==> flow/design.v <==
module s_mem(input logic [7:0] address, input logic clock, input logic [7:0] data,
             input logic wren, output logic [7:0] q);
    logic [7:0] mem [0:255];
    always_ff @(posedge clock) begin
        if (wren) begin
            mem[address] <= data;
            q <= data;
        end
        else q <= mem[address];
    end
endmodule
module init(input logic clk, input logic rst_n,
            input logic en, output logic rdy,
            output logic [7:0] addr, output logic [7:0] wrdata, output logic wren);
    logic high;
    logic [7:0] i;
    enum {WAIT,EXEC,DONE} state;
    always_ff @(posedge clk)begin
        if(rst_n == 0) begin
            state <= WAIT;
            high <= 0;
        end
        else unique case(state)
            WAIT:begin
                i <= 0;
                if(en) high <= 1;
                if(!en&& high)begin 
                    high <= 0;
                    state <= EXEC;
                end
            end
            EXEC:begin
                if(i<=255) begin
                    if(addr<255) state<= EXEC;
                    else state <= DONE;
                    i <= i+1;
                end
            end
            DONE:begin
                state <= WAIT;
                i<=0;
            end
        endcase 
    end
    always_comb begin
        wrdata = 0;
        addr = 0;
        rdy = 1;
        wren = 0;
        case(state)
            WAIT: begin
                wrdata = 0;
                addr = 0;
                if(!en&& high) rdy = 0;
                else rdy = 1;
                wren = 0;
            end
            EXEC:begin
                wrdata = i;
                addr = i;
                rdy = 0;
                if(en == 0)
                    wren = 1;
                else wren = 0;
            end
            DONE: begin
                wrdata = 0;
                addr = 0;
                rdy = 0;
                wren = 0;
            end
        endcase
    end
endmodule
module ksa(input logic clk, input logic rst_n,
           input logic en, output logic rdy,
           input logic [23:0] key,
           output logic [7:0] addr, input logic [7:0] rddata, output logic [7:0] wrdata, output logic wren);
    logic high;
    logic [7:0] i,j,si,sj,key0,key1,key2,temp_si;
    logic [3:0] what;
    enum {WAIT,RDSi,RDSj,WRSi,WRSj} state;
    always_ff @(posedge clk)begin
        if(rst_n == 0) begin
            state <= WAIT;
            high <= 0;
        end
        else unique case(state)
            WAIT:begin
                i <= 0;
                j <= 0;
                si <=0;
                sj <=0;
                if(en) high <= 1;
                if(!en && high)begin 
                    high <= 0;
                    state <= RDSi;
                end
            end
            RDSi:begin
                state <= RDSj;
            end
            RDSj:begin
                si <= rddata;
                case (i % 3)
                    0: j <= (j + temp_si + key[23:16]) % 256;  
                    1: j <= (j + temp_si + key[15:8]) % 256;   
                    2: j <= (j + temp_si + key[7:0]) % 256;   
                endcase
                state <= WRSj;
            end
            WRSj:begin 
                sj<=rddata;
                state <= WRSi;
            end
            WRSi:begin
                if(i<255) begin
                    state <= RDSi;
                    i <= i+1;
                end
                else state <= WAIT;
            end
        endcase 
    end
    always_comb begin
        temp_si = 0;
        wrdata = 0;
        addr = 0;
        rdy = 0;
        wren = 0;
        case(state)
            WAIT:begin
                wrdata = 0;
                addr = 0;
                rdy = 1;
                wren = 0;
            end
            RDSi:begin
                wrdata = 0;
                addr = i;
                rdy = 0;
                wren = 0;
            end
            RDSj:begin
                temp_si =rddata;
                wrdata = 0;
                case (i % 3)
                    0: addr = (j + temp_si + key[23:16]) % 256;  
                    1: addr = (j + temp_si + key[15:8]) % 256;   
                    2: addr = (j + temp_si + key[7:0]) % 256;   
                endcase
                rdy = 0;
                wren = 0;
            end
            WRSj:begin
                wrdata = si;
                addr = j;
                rdy = 0;
                wren = 1;
            end
            WRSi:begin
                wrdata = sj;
                addr = i;
                rdy = 0;
                wren = 1;
            end
        endcase
    end
endmodule
module prga(input logic clk, input logic rst_n,
            input logic en, output logic rdy,
            input logic [23:0] key,
            output logic [7:0] s_addr, input logic [7:0] s_rddata, output logic [7:0] s_wrdata, output logic s_wren,
            output logic [7:0] ct_addr, input logic [7:0] ct_rddata,
            output logic [7:0] pt_addr, input logic [7:0] pt_rddata, output logic [7:0] pt_wrdata, output logic pt_wren);
    logic high;
    logic [7:0] pad [255:0];
    logic [7:0] i,j,k,si,sj,msg_len,ctk,temp_si;
    logic [3:0] what;
    enum {WAIT,RDSi,RDSj,WRSi,WRSj,SETj,GETSj,MSG_LEN,GET_LEN,PADk,RDPADk, 
    PT_LEN,RDCTk, GETCTk, WRPTk} state;
    always_ff @(posedge clk)begin
        if(rst_n == 0) begin
            state <= WAIT;
            high <= 0;
        end
        else unique case(state)
            WAIT:begin
                i <= 0;
                j <= 0;
                k <= 1;
                si <=0;
                sj <=0;
                pad[i] <= 8'h0;
                if(en) high <= 1;
                if(!en && high)begin 
                    high <= 0;
                    state <= MSG_LEN;
                end
            end
            MSG_LEN:begin
                state <= GET_LEN;
            end
            GET_LEN:begin
                msg_len <= ct_rddata;
                state <=RDSi;
            end
            RDSi:begin
                if(msg_len != 0) begin 
                    i <= (i+1) % 256;
                end
                state <=SETj;
            end
            SETj:begin
                si <= s_rddata;
                j <= (j + temp_si) % 256; 
                state <= RDSj;
            end
            RDSj:begin
                state <= GETSj;
            end
            GETSj:begin
                sj<=s_rddata;
                state <= WRSj;
            end
            WRSj:begin 
                state <= WRSi;
            end
            WRSi:begin
                state <= RDPADk;
            end
            RDPADk:begin
                state <= PADk;
            end
            PADk:begin
                pad[k] <= s_rddata;
                if(k<msg_len) begin
                    state <= RDSi;
                    k <= k + 1;
                end
                else begin
                    state <= PT_LEN;
                    k<=1;
                end
            end
            PT_LEN:begin
               if(msg_len == 0) state <= WAIT;
               else state <= RDCTk;
            end
            RDCTk:begin
                state <= GETCTk;
            end
            GETCTk:begin
                ctk <= ct_rddata;
                state <= WRPTk;
            end
            WRPTk:begin
                if(k<msg_len) begin
                    state <= RDCTk;
                    k <= k + 1;
                end
                else state <= WAIT;
            end
        endcase 
    end
    always_comb begin
        s_wrdata = 8'b0;
        s_addr = 8'b0;
        s_wren = 1'b0;
        ct_addr = 8'b0;
        pt_wrdata = 8'b0;
        pt_addr = 8'b0;
        pt_wren = 1'b0;
        rdy = 1'b0;
        temp_si = 0;
        case(state)
            WAIT:begin
                s_wrdata = 0;
                s_addr = 0;
                rdy = 1;
                s_wren = 0;
            end
            MSG_LEN:begin
                ct_addr = i;
                rdy = 0;
            end
            GET_LEN:begin
                ct_addr = i;
                rdy = 0;
            end
            RDSi:begin
                s_wrdata = 0;
                s_addr = (i+1) % 256;
                rdy = 0;
                s_wren = 0;
            end
            SETj:begin
                temp_si = s_rddata;
                s_wrdata = 0;
                s_addr = i;
                rdy = 0;
                s_wren = 0;
            end
            RDSj:begin
                s_wrdata = 0;
                s_addr = j;
                rdy = 0;
                s_wren = 0;
            end
            GETSj:begin
                s_wrdata = 0;
                s_addr = j;
                rdy = 0;
                s_wren = 0;
            end
            WRSj:begin
                s_wrdata = si;
                s_addr = j;
                rdy = 0;
                s_wren = 1;
            end
            WRSi:begin
                s_wrdata = sj;
                s_addr = i;
                rdy = 0;
                s_wren = 1;
            end
            RDPADk:begin
                s_wrdata = 0;
                s_addr = (sj+si) % 256;
                rdy = 0;
                s_wren = 0;
            end
            PADk:begin
                s_wrdata = 0;
                s_addr = (sj+si) % 256;
                rdy = 0;
                s_wren = 0;
            end
            PT_LEN:begin
                pt_wrdata = msg_len;
                pt_addr = 0;
                rdy = 0;
                pt_wren = 1;
            end
            RDCTk:begin
                ct_addr = k;
                rdy = 0;
            end
            GETCTk:begin
                ct_addr = k;
                rdy = 0;
            end
            WRPTk:begin
                pt_wrdata = pad[k] ^ ctk; 
                pt_addr = k;
                rdy = 0;
                pt_wren = 1;
            end
        endcase
    end
endmodule
module arc4(input logic clk, input logic rst_n,
            input logic en, output logic rdy,
            input logic [23:0] key,
            output logic [7:0] ct_addr, input logic [7:0] ct_rddata,
            output logic [7:0] pt_addr, input logic [7:0] pt_rddata, output logic [7:0] pt_wrdata, output logic pt_wren);
    logic[7:0] ADDR,WRDATA,Q,ksaADDR,ksaWRDATA,initADDR,initWRDATA,
    prgaADDR,prgaWRDATA;
    logic WREN,ksaWREN,initWREN,initEN,ksaEN,ksaRDY,initRDY,
    prgaEN,prgaRDY,prgaWREN;
    logic high,startflag,initflag,ksaflag,prgaflag;
    enum {WAIT,EXEC,DONE} state;
    always_ff @(posedge clk)begin
        if(rst_n == 0) begin
            state <= WAIT;
            high <= 0; startflag <= 0; initflag <= 0; ksaflag <= 0; prgaflag <= 0;
            initEN <= 0; ksaEN <= 0; prgaEN <= 0;
        end
        else unique case(state)
            WAIT:begin
                if(en) high <= 1;
                if(!en&& high)begin 
                    high <= 0;
                    state <= EXEC;
                    startflag<=1;
                end
            end
            EXEC:begin
                if(startflag) begin 
                    initEN <= 1;
                    startflag <=0;
                end                   
                else initEN <= 0;
                if(!initRDY) initflag <= 1;
                if(initflag && initRDY) begin 
                    initflag <= 0;
                    ksaEN <=1;
                end
                else ksaEN <= 0;
                if(!ksaRDY) ksaflag <= 1;
                if(ksaflag && ksaRDY) begin 
                    ksaflag <= 0;
                    prgaEN <=1;
                end
                else prgaEN <= 0;
                if(!prgaRDY) prgaflag <= 1;
                if(prgaflag && prgaRDY) begin 
                    prgaflag <= 0;
                    state <= WAIT;
                end
                else state <= EXEC;
            end
        endcase 
    end
    always_comb begin
        case(state)
            WAIT: rdy = 1;
            EXEC: rdy = 0;
            default: rdy = 1;
        endcase
    end
    assign WREN = (initRDY & ksaRDY) ? prgaWREN:(initRDY ? ksaWREN : initWREN);
    assign ADDR = (initRDY & ksaRDY) ? prgaADDR:(initRDY ? ksaADDR : initADDR);
    assign WRDATA = (initRDY & ksaRDY) ? prgaWRDATA:(initRDY ? ksaWRDATA : initWRDATA);
    s_mem s(.address(ADDR), .clock(clk), .data(WRDATA), .wren(WREN), .q(Q));
    init i(.clk(clk), .rst_n(rst_n), .en(initEN), .rdy(initRDY),
        .addr(initADDR),.wrdata(initWRDATA),.wren(initWREN));
    ksa k(.clk(clk),.rst_n(rst_n),
        .en(ksaEN), .rdy(ksaRDY),
        .key(key), .addr(ksaADDR), .rddata(Q), .wrdata(ksaWRDATA), .wren(ksaWREN));
    prga p(.clk(clk), .rst_n(rst_n), .en(prgaEN), .rdy(prgaRDY),.key(key),.s_addr(prgaADDR),.s_rddata(Q),
    .s_wrdata(prgaWRDATA),.s_wren(prgaWREN),.ct_addr(ct_addr), .ct_rddata(ct_rddata), .pt_addr(pt_addr), .pt_rddata(pt_rddata), 
    .pt_wrdata(pt_wrdata), .pt_wren(pt_wren));
endmodule
Step by step through the tools: arc4
What the tools print for arc4, step after step.
Lines are those of the file above, counted from 1.
Cell names lack the library's common part.
The mark - stands for no value.
- top module: arc4
- clock input: clk
- standard-cell library: sky130hd
- timing corner: tt_025C_1v80

Elaborated design
Source: Yosys, flattened and elaborated, memories not mapped. Widths are those after wreduce. Print and check cells do not count. Equal cells are merged and count once.
Memory sizes are those after Yosys's memory passes, which may raise the word count (mostly to a power of two), join words into wider ones and drop unused or constant bits.
- reduce/logical cells: 70
- add/subtract/negate cells: 14
- equal/unequal tests: 35
- $lt $le $gt $ge at 4
- noted muxes and demuxes: 94
- noted bitwise gates (word level): 2
- divide/modulo/power cells at 1
- operators by type and width (kind ; number):
    32-bit case mux with 15-bit select ; 1
    32-bit by 4-bit == test with 1-bit output (second input constant) ; 7
    8-bit case mux with 2-bit select ; 13
    32-bit by 2-bit == test with 1-bit output (second input constant) ; 6
    8-bit two-way mux ; 24
    32-bit by 1-bit == test with 1-bit output (second input constant) ; 5
    32-bit by 3-bit == test with 1-bit output (second input constant) ; 5
    32-bit logical NOT ; 5
    32-bit case mux with 5-bit select ; 1
    32-bit two-way mux ; 5
    32-bit case mux with 3-bit select ; 1
    8-bit case mux with 3-bit select ; 4
    8-bit adder ; 10
    8-bit by 2-bit modulo with 32-bit output (second input constant) ; 1
    32-bit case mux with 2-bit select ; 1
    1-bit two-way mux ; 35
    2-bit AND reduction ; 16
    8-bit by 1-bit adder with 8-bit output (second input constant) ; 4
    8-bit case mux with 4-bit select ; 1
    14-bit OR reduction ; 2
    2-bit nonzero test ; 12
    2-bit OR reduction ; 10
    3-bit AND reduction ; 6
    8-bit less-than comparator (second input constant) ; 2
    15-bit nonzero test ; 1
    2-bit by 1-bit != test with 1-bit output (second input constant) ; 7
    4-bit two-way mux ; 3
    2-bit != test (second input constant) ; 4
Not listed: further kinds 15, cells in them 28.
- clocked read ports x word width at 16
- bits in writable memories at 4096
- register bits: 235
- elaborated cells at 249
- input bits: 43
- memory cells: 2
- memories (name ; words ; width ; rd ports ; write ports ; line ; RTL):
    p.pad ; 256 ; 8 ; 1 ; 1 ; 177 ; logic [7:0] pad [255:0];
    s.mem ; 256 ; 8 ; 1 ; 1 ; 3 ; logic [7:0] mem [0:255];

Longest topological paths
Depth = most cells in a row (Yosys ltp): at word level without a register or memory, in the mapped netlist without a sequential cell, where the memories' decode and read muxes count.
- noted depth in word-level cells: 7
- noted ABC_AREA: 0
- gate-level depth with buffers: 40
- noted gate-level depth less buffers: 35

Netlist
The flow's flattened synthesis, as Yosys stat reports it; memories are mapped. The netlist is that of the ABC_AREA named above (0 if unset); the other value can give another one.
- noted mapped flip-flops: 4244
- area of sequential cells at 0.1269217 mm²
- mapped area: 0.1685029 mm²
- cells in the netlist at 7595
- cells by type (cell ; number ; area in all (µm²)):
    edfxtp_1 ; 4192 ; 1.26E+05
    mux4_2 ; 1356 ; 3.05E+04
    nor2_1 ; 319 ; 1.2E+03
    nor3_1 ; 231 ; 1.16E+03
    clkbuf_1 ; 289 ; 1084.79
    dfxtp_1 ; 52 ; 1.04E+03
    ha_1 ; 58 ; 725.696
    and2_1 ; 99 ; 619.344
    nand2_1 ; 156 ; 585.562
    buf_1 ; 121 ; 454.186
    xnor2_1 ; 47 ; 411.645
    a21oi_1 ; 55 ; 275.264
    nor4_1 ; 39 ; 243.984
    o21ai_0 ; 44 ; 220.211
    xor2_1 ; 25 ; 218.96
    nand2b_1 ; 32 ; 200.192
    a21o_1 ; 26 ; 195.187
    a22oi_1 ; 26 ; 195.187
Not listed: further types 74, cells in them 428.
The figures by module come from a second, unflattened synthesis with its own total; it is not the netlist above.
- cell total of the unflattened synthesis: 8622
- area total of the unflattened synthesis at 0.169415 mm²
Each row is one instance without its submodules.
- by module (module ; area (mm²) ; seq. area (mm²) ; times used ; cells):
    prga ; 0.0843609 ; 0.0636611 ; 1 ; 4279
    s_mem ; 0.0795563 ; 0.0616591 ; 1 ; 3733
    ksa ; 0.0040802 ; 0.001081 ; 1 ; 443
    arc4 ; 0.0007257 ; 0.0002002 ; 1 ; 96
    init ; 0.0006919 ; 0.0003203 ; 1 ; 71

Timing after synthesis
OpenSTA on the mapped netlist: ideal clock, no wires. The path of least setup slack (recovery checks aside). Input and output delay are each 20% of the period. Register names are those of the netlist, which keeps one name where synthesis merged equal registers.
- kind: register -> register
- from: reg i.state
- to: mem s.mem[0][3]
- noted launch time at the first pin: 0.000 ns
- stages at 7
- noted required time: 10.370 ns
- clock period: 12.0 ns
- noted data arrival time: 8.481 ns
- setup slack: 1.889 ns
- delay of the path: 10.111 ns
- synthesis period reached at 10.111 ns
"delay of the path" = arrival - input delay + setup time.
"stages": output pins that drive a net of the path, with the launching flip-flop's if there is one; two outputs of one cell count as two.
"synthesis period reached" = period - worst setup slack (recovery checks aside). The figure is calculated, with input and output delays left at 20% of the set period.
An end named without its bit number is one bit of that signal or, where synthesis recoded a state register, one of its new flip-flops.
At most two assigning lines are given for a register; there are more.
- cells stage by stage: dfxtp_1 > or2_2 > clkbuf_1 > o21ai_1 > and2_1 > clkbuf_1 > a22oi_1
- RTL lines, path post-synthesis (what ; line ; RTL):
    start, declared ; 17 ; enum {WAIT,EXEC,DONE} state;
    start, assigned ; 20 ; state <= WAIT;
    start, assigned ; 29 ; state <= EXEC;
    end, declared ; 3 ; logic [7:0] mem [0:255];
Chain of elaborated cells between the ends: none given.

Worst path after layout
From the final timing report of flow run A: the path of least setup slack in the routed layout; clock arrival at registers is part of the times.
- kind: register -> register
- from: reg k.i[7]
- to: mem s.mem[141][0]
- clock period: 10.8 ns
- noted required time: 11.42 ns
- stages at 35
- setup slack: 0.71 ns
- noted launch time at the first pin: 0.96 ns
- noted data arrival time: 10.72 ns
Between the ends stands the longest chain of elaborated cells between them, by number of cells; it is not shown to be the way that was timed. Of several equally long chains one is given.
Each line given opens the expression or statement behind the cell; cells for indexed reads and writes are added by Yosys, which also makes memories of some case tables.
- cells stage by stage: edfxtp_1 > ha_1 > nor4bb_1 > nor4b_1 > a31oi_1 > o211ai_2 > a21oi_1 > inv_1 > ha_1 > a211oi_1 > mux2_1 > o311ai_1 > xnor2_1 > inv_2 > ha_1 > nor3_1 > o211ai_1 > o21ai_1 > o2111a_1 > nor3_1 > nor3_2 > a221o_1 > ha_1 > a21o_1 > a21o_1 > a21o_1 > a21oi_1 > o21bai_1 > a21oi_1 > xnor2_1 > xnor2_1 > xnor2_1 > a31oi_4 > buf_12 > nor4_2
- noted cells in the longest elaborated chain: 7
- noted elaborated cells between the ends (all ways): 9
- classes of those cells: div (1); eq/ne (2); mux (5); reduce/logical (1)
- RTL lines, path post-layout (what ; line ; RTL):
    start, declared ; 80 ; logic [7:0] i,j,si,sj,key0,key1,key2,temp_si;
    start, assigned ; 90 ; i <= 0;
    start, assigned ; 119 ; i <= i+1;
    8-bit by 2-bit modulo with 32-bit output ; 147 ; case (i % 3)
    32-bit by 2-bit == test with 1-bit output ; 147 ;
    8-bit case mux with 3-bit select ; 147 ;
    8-bit case mux with 3-bit select ; 131 ; case(state)
    8-bit two-way mux (2 in a row) ; 424 ; assign ADDR = (initRDY & ksaRDY) ? prgaADDR:(initRDY ? ksaADDR : initADDR);
    8-bit two-way mux ; 5 ; if (wren) begin
    end, declared ; 3 ; logic [7:0] mem [0:255];

Ticket comment

Settings and measured results of 2 stored flow runs for module arc4 (sky130hd), not sorted in any way. The constraints put input and output delay at 20% of the set period each and load the outputs with 0.01 pF.
By "achieved period" is meant the clock period of the run minus its worst setup slack. This is arithmetic on one report: input and output delays are still those of the set period (20% each).
By "time used up by the worst setup path" is meant the share of the clock period that the worst setup path is allowed (20% is reserved at inputs, 20% at outputs), minus its slack. Clock arrival times at its registers enter into it.
"total design power" is the tool's figure for a default switching activity; nothing was simulated.

Flow run A

==> flow/run.sh <==
#!/bin/bash
# the make line also repeats the synthesis and layout settings of config.mk as NAME=value (left out here)
make -C /OpenROAD-flow-scripts/flow DESIGN_CONFIG=/design/flow/config.mk WORK_HOME=/design/flow/orfs CLKGATE_MAP_FILE= finish
==> flow/config.mk <==
export PLATFORM = sky130hd
export DESIGN_NAME = arc4
export DESIGN_NICKNAME = arc4
export VERILOG_FILES = /design/flow/design.v
export SDC_FILE = /design/flow/constraint.sdc
export NUM_CORES = 4
export LEC_CHECK = 0
export CAP_MARGIN = 20
export CORE_MARGIN = 2
export CORE_UTILIZATION = 68
export PLACE_DENSITY = 0.5
export SLEW_MARGIN = 20
==> flow/constraint.sdc <==
create_clock -name core_clock -period 10.8 [get_ports {clk}]
set_input_delay 2.1600 -clock core_clock [delete_from_list [all_inputs] [get_ports {clk}]]
set_output_delay 2.1600 -clock core_clock [all_outputs]
set_load 0.01 [all_outputs]

Measured in flow run A:
- noted the area of the synthesized netlist: 0.1685029 mm²
- die area at 0.251798 mm²
- noted the area of the standard cells in the finished layout: 0.188822 mm²
- final design utilization at 76.7%
- noted the worst setup slack after layout: 0.705 ns
- setup total negative slack: 0.000 ns
- final worst hold slack at 0.437 ns
- noted the total design power: 32.834 mW
- achieved period at 10.095 ns
- noted the time used up by the worst setup path: 10.09 ns
- kind of the worst setup path: register -> register

Flow run B

==> flow/run.sh <==
#!/bin/bash
# the make line also repeats the synthesis and layout settings of config.mk as NAME=value (left out here)
make -C /OpenROAD-flow-scripts/flow DESIGN_CONFIG=/design/flow/config.mk WORK_HOME=/design/flow/orfs CLKGATE_MAP_FILE= finish
==> flow/config.mk <==
export PLATFORM = sky130hd
export DESIGN_NAME = arc4
export DESIGN_NICKNAME = arc4
export VERILOG_FILES = /design/flow/design.v
export SDC_FILE = /design/flow/constraint.sdc
export NUM_CORES = 4
export LEC_CHECK = 0
export CAP_MARGIN = 20
export CORE_MARGIN = 2
export CORE_UTILIZATION = 30
export PLACE_DENSITY = 0.5
export SLEW_MARGIN = 20
==> flow/constraint.sdc <==
create_clock -name core_clock -period 12.0 [get_ports {clk}]
set_input_delay 2.4000 -clock core_clock [delete_from_list [all_inputs] [get_ports {clk}]]
set_output_delay 2.4000 -clock core_clock [all_outputs]
set_load 0.01 [all_outputs]

Measured in flow run B:
- noted the area of the synthesized netlist: 0.1685029 mm²
- die area at 0.567687 mm²
- noted the area of the standard cells in the finished layout: 0.194379 mm²
- final design utilization at 34.7%
- noted the worst setup slack after layout: 1.445 ns
- setup total negative slack: 0.000 ns
- final worst hold slack at 0.433 ns
- noted the total design power: 29.881 mW
- achieved period at 10.555 ns
- noted the time used up by the worst setup path: 10.55 ns
- kind of the worst setup path: register -> register
